==> flow/design.v <==
`timescale 1ns / 1ps
module Risc_16_bit(
 input clk,
 input rst,
 output [15:0] imem_addr,
 input  [15:0] imem_data,
 output        dmem_we,
 output [2:0]  dmem_addr,
 output [15:0] dmem_wdata
);
 wire jump,bne,beq,mem_read,mem_write,alu_src,reg_dst,mem_to_reg,reg_write;
 wire[1:0] alu_op;
 wire [3:0] opcode;
 Datapath_Unit DU
 (
  .clk(clk),
  .rst(rst),
  .imem_addr(imem_addr),
  .imem_data(imem_data),
  .trace_we(dmem_we),
  .trace_addr(dmem_addr),
  .trace_wdata(dmem_wdata),
  .jump(jump),
  .beq(beq),
  .mem_read(mem_read),
  .mem_write(mem_write),
  .alu_src(alu_src),
  .reg_dst(reg_dst),
  .mem_to_reg(mem_to_reg),
  .reg_write(reg_write),
  .bne(bne),
  .alu_op(alu_op),
  .opcode(opcode)
 );
 Control_Unit control
 (
  .opcode(opcode),
  .reg_dst(reg_dst),
  .mem_to_reg(mem_to_reg),
  .alu_op(alu_op),
  .jump(jump),
  .bne(bne),
  .beq(beq),
  .mem_read(mem_read),
  .mem_write(mem_write),
  .alu_src(alu_src),
  .reg_write(reg_write)
 );
endmodule
`timescale 1ns / 1ps
module Datapath_Unit(
 input clk,
 input rst,
 output [15:0] imem_addr,
 input  [15:0] imem_data,
 output trace_we,
 output [2:0] trace_addr,
 output [15:0] trace_wdata,
 input jump,beq,mem_read,mem_write,alu_src,reg_dst,mem_to_reg,reg_write,bne,
 input[1:0] alu_op,
 output[3:0] opcode
);
 reg  [15:0] pc_current;
 wire [15:0] pc_next,pc2;
 wire [15:0] instr;
 wire [2:0] reg_write_dest;
 wire [15:0] reg_write_data;
 wire [2:0] reg_read_addr_1;
 wire [15:0] reg_read_data_1;
 wire [2:0] reg_read_addr_2;
 wire [15:0] reg_read_data_2;
 wire [15:0] ext_im,read_data2;
 wire [2:0] ALU_Control;
 wire [15:0] ALU_out;
 wire zero_flag;
 wire [15:0] PC_j, PC_beq, PC_2beq,PC_2bne,PC_bne;
 wire beq_control;
 wire bne_control;
 wire [12:0] jump_shift;
 wire [15:0] mem_read_data;
 always @(posedge clk)
 begin 
   if (rst)
     pc_current <= 16'd0;
   else
     pc_current <= pc_next;
 end
 assign pc2 = pc_current + 16'd2;
 assign imem_addr = pc_current;
 assign instr = imem_data;
 assign jump_shift = {instr[11:0],1'b0};
 assign reg_write_dest = (reg_dst==1'b1) ? instr[5:3] :instr[8:6];
 assign reg_read_addr_1 = instr[11:9];
 assign reg_read_addr_2 = instr[8:6];
 GPRs reg_file
 (
  .clk(clk),
  .rst(rst),
  .reg_write_en(reg_write),
  .reg_write_dest(reg_write_dest),
  .reg_write_data(reg_write_data),
  .reg_read_addr_1(reg_read_addr_1),
  .reg_read_data_1(reg_read_data_1),
  .reg_read_addr_2(reg_read_addr_2),
  .reg_read_data_2(reg_read_data_2)
 );
 assign ext_im = {{10{instr[5]}},instr[5:0]};  
 alu_control ALU_Control_unit(.ALUOp(alu_op),.Opcode(instr[15:12]),.ALU_Cnt(ALU_Control));
 assign read_data2 = (alu_src==1'b1) ? ext_im : reg_read_data_2;
 ALU alu_unit(.a(reg_read_data_1),.b(read_data2),.alu_control(ALU_Control),.result(ALU_out),.zero(zero_flag));
 assign PC_beq = pc2 + {ext_im[14:0],1'b0};
 assign PC_bne = pc2 + {ext_im[14:0],1'b0};
 assign beq_control = beq & zero_flag;
 assign bne_control = bne & (~zero_flag);
 assign PC_2beq = (beq_control==1'b1) ? PC_beq : pc2;
 assign PC_2bne = (bne_control==1'b1) ? PC_bne : PC_2beq;
 assign PC_j = {pc2[15:13],jump_shift};
 assign pc_next = (jump == 1'b1) ? PC_j :  PC_2bne;
  Data_Memory dm
   (
    .clk(clk),
    .rst(rst),
    .trace_we(trace_we),
    .trace_addr(trace_addr),
    .trace_wdata(trace_wdata),
    .mem_access_addr(ALU_out),
    .mem_write_data(reg_read_data_2),
    .mem_write_en(mem_write),
    .mem_read(mem_read),
    .mem_read_data(mem_read_data)
   );
 assign reg_write_data = (mem_to_reg == 1'b1)?  mem_read_data: ALU_out;
 assign opcode = instr[15:12];
endmodule
`timescale 1ns / 1ps
module Control_Unit(
      input[3:0] opcode,
      output reg[1:0] alu_op,
      output reg jump,beq,bne,mem_read,mem_write,alu_src,reg_dst,mem_to_reg,reg_write    
    );
always @(*)
begin
 case(opcode) 
 4'b0000:  
   begin
    reg_dst = 1'b0;
    alu_src = 1'b1;
    mem_to_reg = 1'b1;
    reg_write = 1'b1;
    mem_read = 1'b1;
    mem_write = 1'b0;
    beq = 1'b0;
    bne = 1'b0;
    alu_op = 2'b00;
    jump = 1'b0;   
   end
 4'b0001: 
   begin
    reg_dst = 1'b0;
    alu_src = 1'b1;
    mem_to_reg = 1'b0;
    reg_write = 1'b0;
    mem_read = 1'b0;
    mem_write = 1'b1;
    beq = 1'b0;
    bne = 1'b0;
    alu_op = 2'b00;
    jump = 1'b0;   
   end
 4'b0010:  
   begin
    reg_dst = 1'b1;
    alu_src = 1'b0;
    mem_to_reg = 1'b0;
    reg_write = 1'b1;
    mem_read = 1'b0;
    mem_write = 1'b0;
    beq = 1'b0;
    bne = 1'b0;
    alu_op = 2'b10;
    jump = 1'b0;   
   end
 4'b0011:  
   begin
    reg_dst = 1'b1;
    alu_src = 1'b0;
    mem_to_reg = 1'b0;
    reg_write = 1'b1;
    mem_read = 1'b0;
    mem_write = 1'b0;
    beq = 1'b0;
    bne = 1'b0;
    alu_op = 2'b10;
    jump = 1'b0;   
   end
 4'b0100:  
   begin
    reg_dst = 1'b1;
    alu_src = 1'b0;
    mem_to_reg = 1'b0;
    reg_write = 1'b1;
    mem_read = 1'b0;
    mem_write = 1'b0;
    beq = 1'b0;
    bne = 1'b0;
    alu_op = 2'b10;
    jump = 1'b0;   
   end
 4'b0101:  
   begin
    reg_dst = 1'b1;
    alu_src = 1'b0;
    mem_to_reg = 1'b0;
    reg_write = 1'b1;
    mem_read = 1'b0;
    mem_write = 1'b0;
    beq = 1'b0;
    bne = 1'b0;
    alu_op = 2'b10;
    jump = 1'b0;   
   end
 4'b0110:  
   begin
    reg_dst = 1'b1;
    alu_src = 1'b0;
    mem_to_reg = 1'b0;
    reg_write = 1'b1;
    mem_read = 1'b0;
    mem_write = 1'b0;
    beq = 1'b0;
    bne = 1'b0;
    alu_op = 2'b10;
    jump = 1'b0;   
   end
 4'b0111:  
   begin
    reg_dst = 1'b1;
    alu_src = 1'b0;
    mem_to_reg = 1'b0;
    reg_write = 1'b1;
    mem_read = 1'b0;
    mem_write = 1'b0;
    beq = 1'b0;
    bne = 1'b0;
    alu_op = 2'b10;
    jump = 1'b0;   
   end
 4'b1000:  
   begin
    reg_dst = 1'b1;
    alu_src = 1'b0;
    mem_to_reg = 1'b0;
    reg_write = 1'b1;
    mem_read = 1'b0;
    mem_write = 1'b0;
    beq = 1'b0;
    bne = 1'b0;
    alu_op = 2'b10;
    jump = 1'b0;   
   end
 4'b1001:  
   begin
    reg_dst = 1'b1;
    alu_src = 1'b0;
    mem_to_reg = 1'b0;
    reg_write = 1'b1;
    mem_read = 1'b0;
    mem_write = 1'b0;
    beq = 1'b0;
    bne = 1'b0;
    alu_op = 2'b10;
    jump = 1'b0;   
   end
 4'b1011: 
   begin
    reg_dst = 1'b0;
    alu_src = 1'b0;
    mem_to_reg = 1'b0;
    reg_write = 1'b0;
    mem_read = 1'b0;
    mem_write = 1'b0;
    beq = 1'b1;
    bne = 1'b0;
    alu_op = 2'b01;
    jump = 1'b0;   
   end
 4'b1100:
   begin
    reg_dst = 1'b0;
    alu_src = 1'b0;
    mem_to_reg = 1'b0;
    reg_write = 1'b0;
    mem_read = 1'b0;
    mem_write = 1'b0;
    beq = 1'b0;
    bne = 1'b1;
    alu_op = 2'b01;
    jump = 1'b0;   
   end
 4'b1101: 
   begin
    reg_dst = 1'b0;
    alu_src = 1'b0;
    mem_to_reg = 1'b0;
    reg_write = 1'b0;
    mem_read = 1'b0;
    mem_write = 1'b0;
    beq = 1'b0;
    bne = 1'b0;
    alu_op = 2'b00;
    jump = 1'b1;   
   end   
 default: begin
    reg_dst = 1'b1;
    alu_src = 1'b0;
    mem_to_reg = 1'b0;
    reg_write = 1'b1;
    mem_read = 1'b0;
    mem_write = 1'b0;
    beq = 1'b0;
    bne = 1'b0;
    alu_op = 2'b00;
    jump = 1'b0; 
   end
 endcase
 end
endmodule
`timescale 1ns / 1ps
module alu_control(
    input [1:0] ALUOp,
    input [3:0] Opcode,
    output reg [2:0] ALU_Cnt
);
always @(*) begin
    case(ALUOp)
        2'b00: ALU_Cnt = 3'b000;  
        2'b01: ALU_Cnt = 3'b001;  
        2'b10: begin  
            case(Opcode)
                4'b0010: ALU_Cnt = 3'b000;  
                4'b0011: ALU_Cnt = 3'b001;  
                4'b0100: ALU_Cnt = 3'b010;  
                4'b0101: ALU_Cnt = 3'b011;  
                4'b0110: ALU_Cnt = 3'b100;  
                4'b0111: ALU_Cnt = 3'b101;  
                4'b1000: ALU_Cnt = 3'b110;  
                4'b1001: ALU_Cnt = 3'b111;  
                default: ALU_Cnt = 3'b000;
            endcase
        end
        default: ALU_Cnt = 3'b000;
    endcase
end
endmodule
module ALU(
 input  [15:0] a,  
 input  [15:0] b,  
 input  [2:0] alu_control, 
 output reg [15:0] result,  
 output zero
    );
always @(*)
begin 
 case(alu_control)
 3'b000: result = a + b; 
 3'b001: result = a - b; 
 3'b010: result = ~a;
 3'b011: result = a<<b;
 3'b100: result = a>>b;
 3'b101: result = a & b;
 3'b110: result = a | b; 
 3'b111: begin if (a<b) result = 16'd1;
    else result = 16'd0;
    end
 default:result = a + b; 
 endcase
end
assign zero = (result==16'd0) ? 1'b1: 1'b0;
endmodule
`timescale 1ns / 1ps
module GPRs(
 input    clk,
 input    rst,
 input    reg_write_en,
 input  [2:0] reg_write_dest,
 input  [15:0] reg_write_data,
 input  [2:0] reg_read_addr_1,
 output  [15:0] reg_read_data_1,
 input  [2:0] reg_read_addr_2,
 output  [15:0] reg_read_data_2
);
 reg [15:0] reg_array [7:0];
 integer i;
 always @ (posedge clk ) begin
   if (rst) begin
    for(i=0;i<8;i=i+1)
     reg_array[i] <= 16'd0;
   end
   else if(reg_write_en) begin
    reg_array[reg_write_dest] <= reg_write_data;
   end
 end
 assign reg_read_data_1 = reg_array[reg_read_addr_1];
 assign reg_read_data_2 = reg_array[reg_read_addr_2];
endmodule
`timescale 1ns / 1ps
module Data_Memory(
 input clk,
 input rst,
 output reg        trace_we,
 output reg [2:0]  trace_addr,
 output reg [15:0] trace_wdata,
 input [15:0]   mem_access_addr,
 input [15:0]   mem_write_data,
 input     mem_write_en,
 input mem_read,
 output [15:0]   mem_read_data
);
reg [16 - 1:0] memory [8 - 1:0];
wire [2:0] ram_addr=mem_access_addr[2:0];
integer i;
 always @(posedge clk) begin
  if (rst) begin
   for (i = 0; i < 8; i = i + 1)
    memory[i] <= 16'd0;
  end
  else if (mem_write_en)
   memory[ram_addr] <= mem_write_data;
 end
 always @(posedge clk) begin
  if (rst) begin
   trace_we    <= 1'b0;
   trace_addr  <= 3'd0;
   trace_wdata <= 16'd0;
  end
  else begin
   trace_we    <= mem_write_en;
   trace_addr  <= ram_addr;
   trace_wdata <= mem_write_data;
  end
 end
 assign mem_read_data = (mem_read==1'b1) ? memory[ram_addr]: 16'd0; 
endmodule
# Step by step through the tools: Risc_16_bit
# Tool output for the design above, in the order of the flow.
# Line numbers count from 1 in the design file above.
# Operators carry their Yosys type and port widths (W data, S select, Z words).
# Library cell names are shortened.
# Not given: -
[setup] top_module="Risc_16_bit" clock_port="clk" library="sky130hd" pvt_corner="tt_025C_1v80"

# Elaborated design
# Counts by Yosys on the flattened word-level netlist (proc, flatten, opt, wreduce; memories kept). Register bits leave out memories and registers merged into their read ports (data or address). Print and check cells are left out.
# Memory sizes are those after Yosys's memory passes, which may raise the word count (mostly to a power of two), join words into wider ones and drop unused or constant bits.
[bits] ram_bits=256 reg_bits=36 word_cells=58 n_memories=4 mem_bits_ro=224 inputBits=18
[classes] n_reduce_logical=3 n_cmp=1 eq_ne=9 shifts=2 addsub=4 n_mux=24 logic=6
[memory_table] name="(no name shown)" words=16 word_bits=11 line=143 source="case(opcode)"
[memory_table] name="DU.dm.memory" words=8 word_bits=16 line=419 source="reg [16 - 1:0] memory [8 - 1:0];"
[memory_table] name="DU.reg_file.reg_array" words=8 word_bits=16 line=392 source="reg [15:0] reg_array [7:0];"
[memory_table] name="(no name shown)" words=16 word_bits=3 line=339 source="case(Opcode)"
[ops] operator="$mux W16" n=10
[ops] operator="$pmux W16 S8" n=1
[ops] operator="$add A16 B16 Y16" n=2
[ops] operator="$sub A16 B16 Y16" n=1
[ops] operator="$lt A16 B16 Y1" n=1
[ops] operator="$and A16 B16 Y16" n=1
[ops] operator="$or A16 B16 Y16" n=1
[ops] operator="$shl A16 B16 Y16" n=1
[ops] operator="$shr A16 B16 Y16" n=1
[ops] operator="$add A16 B2 Y16 const B" n=1
[ops] operator="$not A16 Y16" n=1
[ops] operator="$logic_not A16 Y1" n=1
[ops] operator="$mux W3" n=5
[ops] operator="$eq A3 B3 Y1 const B" n=4
[ops] operator="$mux W1" n=7
[ops] operator="$eq A3 B2 Y1 const B" n=2
[ops] operator="$pmux W3 S2" n=1
[ops] operator="$eq A3 B1 Y1 const B" n=1
[ops] operator="$logic_not A3 Y1" n=1
[ops] operator="$and A1 B1 Y1" n=2
[ops] operator="$eq A2 B1 Y1 const B" n=1
[ops] operator="$eq A2 B2 Y1 const B" n=1
[ops] operator="$reduce_or A2 Y1" n=1
[ops] operator="$not A1 Y1" n=1

# Logic depth
# Yosys ltp: most cells in a row. Word level: on the elaborated netlist, between registers, memories and ports. Mapped: between sequential cells and ports; inverters and the memories' decode and read muxes count.
[logic_depth] word_depth=10 abc_area=0 ltp_mapped=25

# Mapped cells and area
# Yosys stat after the flow's synthesis: flattened, memories mapped to cells. It holds for the ABC_AREA given above (unset counts as 0); a run with the other value may have another netlist.
# The area totals of this step are shown rounded.
[mapped] mapped_area_mm2=0.02 seq_area_mm2=0.0084 buffers=111 ffs=291 cells=1856
[types] cell="edfxtp_1" n=256
[types] cell="mux2i_1" n=206
[types] cell="nor2_1" n=285
[types] cell="ha_1" n=65
[types] cell="mux4_2" n=35
[types] cell="dfxtp_1" n=35
[types] cell="nor2b_1" n=76
[types] cell="nand2_1" n=119
[types] cell="mux2_2" n=29
[types] cell="xnor2_1" n=31
[types] cell="a21oi_1" n=48
[types] cell="clkbuf_1" n=50
[types] cell="inv_1" n=49
[types] cell="nor3_1" n=33
[types] cell="nand3_1" n=32
[types] cell="and2_1" n=25
[types] cell="o21ai_0" n=31
[types] cell="nand2b_1" n=24
# Not listed: further types 82, cells in them 427.
# By module: a second synthesis without flattening, with its own total; a netlist apart from the flattened one above.
[hier_totals] hier_cells=1805 hier_area_mm2=0.02
# Each row is one instance without its submodules.
[modules] mod="GPRs" cells=430 area_mm2=0.0069 instances=1
[modules] mod="Data_Memory" cells=506 area_mm2=0.0066 instances=1
[modules] mod="ALU" cells=561 area_mm2=0.0041 instances=1
[modules] mod="Datapath_Unit" cells=273 area_mm2=0.0021 instances=1
[modules] mod="Control_Unit" cells=20 area_mm2=0.00015 instances=1
[modules] mod="alu_control" cells=15 area_mm2=0.00011 instances=1
[modules] mod="Risc_16_bit" cells=0 area_mm2=0 instances=1

# Timing after synthesis
# Source: OpenSTA report_checks on the synthesized netlist (no wires, ideal clock, input and output delay 20% of the period each), path of least setup slack; recovery checks are left aside. Register names are those of the netlist, which keeps one name where synthesis merged equal registers.
[synth_path] kind="input to register" start="in imem_data[6]" end="reg DU.pc_current[4]" input_delay_ps=1280 delay_ps=5484 slack_ps=-365 arrival_ps=6676 n_path_buf=6 setup_time_ps=88 period_ps=6400 stages=23 period_less_setup_slack_ps=6765
# "delay_ps" is the arrival time less input delay plus setup time.
# "stages" counts driving pins, that of a launching flip-flop among them; a cell with two outputs on the path counts twice.
# "period_less_setup_slack_ps" is the clock period less the worst setup slack; recovery checks do not enter. This is arithmetic on one report: input and output delays are still those of the set period (20% each).
# Between the ends stands the longest chain of elaborated cells between them, by number of cells; it is not shown to be the way that was timed. Of several equally long chains one is given.
# Each line given opens the expression or statement behind the cell; cells for indexed reads and writes are added by Yosys, which also makes memories of some case tables.
# A memory read counts as a cell of the chain, while the word-level depth stops at memories.
[synth_via] cell_sequence="buf_6 -> buf_6 -> buf_4 -> buf_1 -> mux4_2 -> mux2i_1 -> a21o_1 -> ha_1 -> clkbuf_1 -> nor3_1 -> a221oi_1 -> and3_1 -> o41ai_1 -> a211oi_1 -> o21bai_1 -> xnor2_1 -> a221o_1 -> a21oi_1 -> and4_4 -> mux2i_4 -> buf_6 -> nand2_1 -> a311oi_2" elab_chain_cells=11 cells_between=19 classes_between="2 x add/sub; 1 x compare; 2 x shift; 7 x mux; 5 x logic; 1 x reduce/logical; 1 x memory"
[synth_rtl] item="start: declaration" line=6 source="input  [15:0] imem_data,"
[synth_rtl] item="$mem_v2 Z8 W16" line=392 source="reg [15:0] reg_array [7:0];"
[synth_rtl] item="$mux W16" line=109 source="assign read_data2 = (alu_src==1'b1) ? ext_im : reg_read_data_2;"
[synth_rtl] item="$lt A16 B16 Y1" line=372 source="3'b111: begin if (a<b) result = 16'd1;"
[synth_rtl] item="$mux W1" line=372
[synth_rtl] item="$pmux W16 S8" line=364 source="case(alu_control)"
[synth_rtl] item="$logic_not A16 Y1" line=378 source="assign zero = (result==16'd0) ? 1'b1: 1'b0;"
[synth_rtl] item="$mux W1" line=378
[synth_rtl] item="$and A1 B1 Y1" line=113 source="assign beq_control = beq & zero_flag;"
[synth_rtl] item="$mux W16" line=115 source="assign PC_2beq = (beq_control==1'b1) ? PC_beq : pc2;"
[synth_rtl] item="$mux W16" line=116 source="assign PC_2bne = (bne_control==1'b1) ? PC_bne : PC_2beq;"
[synth_rtl] item="$mux W16" line=118 source="assign pc_next = (jump == 1'b1) ? PC_j :  PC_2bne;"
[synth_rtl] item="end: assignment" line=84 source="pc_current <= 16'd0;"
[synth_rtl] item="end: assignment" line=86 source="pc_current <= pc_next;"
[synth_rtl] item="end: declaration" line=63 source="reg  [15:0] pc_current;"

# Timing after layout
# From the final timing report of stored run 1: the path of least setup slack in the routed layout; clock arrival at registers is part of the times.
# The report prints the path's times to 10 ps; the period is as set.
[layout_path] kind="input to register" start="in imem_data[10]" end="reg DU.pc_current[12]" input_delay_ps=1900 arrival_ps=8550 period_ps=9490 slack_ps=1390 n_path_buf=2 stages=19 setup_time_ps=90
# Between the ends stands the longest chain of elaborated cells between them, by number of cells; it is not shown to be the way that was timed. Of several equally long chains one is given.
# A memory read counts as a cell of the chain, while the word-level depth stops at memories.
[layout_via] cell_sequence="clkdlybuf4s50_1 -> buf_4 -> mux4_2 -> mux2i_2 -> inv_1 -> ha_1 -> o21ai_0 -> o21ai_0 -> nand3b_1 -> a31oi_1 -> a21oi_1 -> or2_1 -> a2111oi_2 -> o22ai_1 -> nor4_1 -> and4_4 -> mux2i_4 -> nand3_1 -> a311oi_2" elab_chain_cells=10 cells_between=19 classes_between="2 x add/sub; 1 x compare; 2 x shift; 6 x mux; 6 x logic; 1 x reduce/logical; 1 x memory"
[layout_rtl] item="start: declaration" line=6 source="input  [15:0] imem_data,"
[layout_rtl] item="$mem_v2 Z8 W16" line=392 source="reg [15:0] reg_array [7:0];"
[layout_rtl] item="$lt A16 B16 Y1" line=372 source="3'b111: begin if (a<b) result = 16'd1;"
[layout_rtl] item="$mux W1" line=372
[layout_rtl] item="$pmux W16 S8" line=364 source="case(alu_control)"
[layout_rtl] item="$logic_not A16 Y1" line=378 source="assign zero = (result==16'd0) ? 1'b1: 1'b0;"
[layout_rtl] item="$mux W1" line=378
[layout_rtl] item="$and A1 B1 Y1" line=113 source="assign beq_control = beq & zero_flag;"
[layout_rtl] item="$mux W16" line=115 source="assign PC_2beq = (beq_control==1'b1) ? PC_beq : pc2;"
[layout_rtl] item="$mux W16" line=116 source="assign PC_2bne = (bne_control==1'b1) ? PC_bne : PC_2beq;"
[layout_rtl] item="$mux W16" line=118 source="assign pc_next = (jump == 1'b1) ? PC_j :  PC_2bne;"
[layout_rtl] item="end: assignment" line=84 source="pc_current <= 16'd0;"
[layout_rtl] item="end: assignment" line=86 source="pc_current <= pc_next;"
[layout_rtl] item="end: declaration" line=63 source="reg  [15:0] pc_current;"

# Settings and measured results of 4 stored flow runs for module Risc_16_bit (sky130hd), not sorted in any way. The constraints put input and output delay at 20% of the set period each and load the outputs with 0.01 pF.
# "achieved_clock_period_ps" = clock period - worst setup slack. The figure is calculated, with input and output delays left at 20% of the set period.
# "worstPathTime_ps" means the part of the period allowed to the worst setup path (the constraints hold back 20% at inputs and 20% at outputs) less its slack; where the path has registers, the arrival times of their clocks count too.
# By "power_w" is meant OpenSTA's value without simulated activity: inputs other than the clock are taken to toggle once in ten clock periods, and the tool carries that through the logic.
# "worstPathTime_ps" is known to 10 ps.
# Measured values are rounded.
run="stored run 1" settings CAP_MARGIN=40 CORE_UTILIZATION=52 CTS_CLUSTER_DIAMETER=157 GPL_ROUTABILITY_DRIVEN=1 HOLD_SLACK_MARGIN=-0.05 SETUP_SLACK_MARGIN=0.51 SLEW_MARGIN=15 TNS_END_PERCENT=40 period_ns=9.49 CORE_MARGIN=2
run="stored run 1" results worstPathTime_ps=6210 worstPathKind="input to register" setup_ws_ps=1400 synthArea_mm2=0.02 cell_area_final_mm2=0.022 utilization_frac=0.6 achieved_clock_period_ps=8104 power_w=0.0044 final_die_area_mm2=0.039 tns_setup_ps=0 hold_worst_slack_ps=660
run="stored run 2" settings CORE_UTILIZATION=52 GPL_ROUTABILITY_DRIVEN=0 TNS_END_PERCENT=55 period_ns=5.17 CAP_MARGIN=20 CORE_MARGIN=2 SLEW_MARGIN=20
run="stored run 2" results worstPathTime_ps=4120 worstPathKind="input to register" final_die_area_mm2=0.039 setup_ws_ps=11 tns_setup_ps=0 achieved_clock_period_ps=5159 utilization_frac=0.71 power_w=0.0092 cell_area_final_mm2=0.026 hold_worst_slack_ps=660 synthArea_mm2=0.02
run="stored run 3" settings CAP_MARGIN=40 CORE_UTILIZATION=52 CTS_CLUSTER_DIAMETER=62 GPL_ROUTABILITY_DRIVEN=0 HOLD_SLACK_MARGIN=-0.05 SETUP_SLACK_MARGIN=1.47 TNS_END_PERCENT=40 period_ns=5.17 CORE_MARGIN=2 SLEW_MARGIN=20
run="stored run 3" results worstPathTime_ps=4280 worstPathKind="input to register" utilization_frac=0.76 tns_setup_ps=-6100 synthArea_mm2=0.02 final_die_area_mm2=0.039 achieved_clock_period_ps=5310 hold_worst_slack_ps=650 setup_ws_ps=-140 power_w=0.01 cell_area_final_mm2=0.028
run="stored run 4" settings period_ns=5.89 CAP_MARGIN=20 CORE_MARGIN=2 CORE_UTILIZATION=40 SLEW_MARGIN=20
run="stored run 4" results setup_ws_ps=170 worstPathTime_ps=4540 worstPathKind="input to register" tns_setup_ps=0 utilization_frac=0.53 achieved_clock_period_ps=5716 hold_worst_slack_ps=700 power_w=0.0079 cell_area_final_mm2=0.025 synthArea_mm2=0.02 final_die_area_mm2=0.051
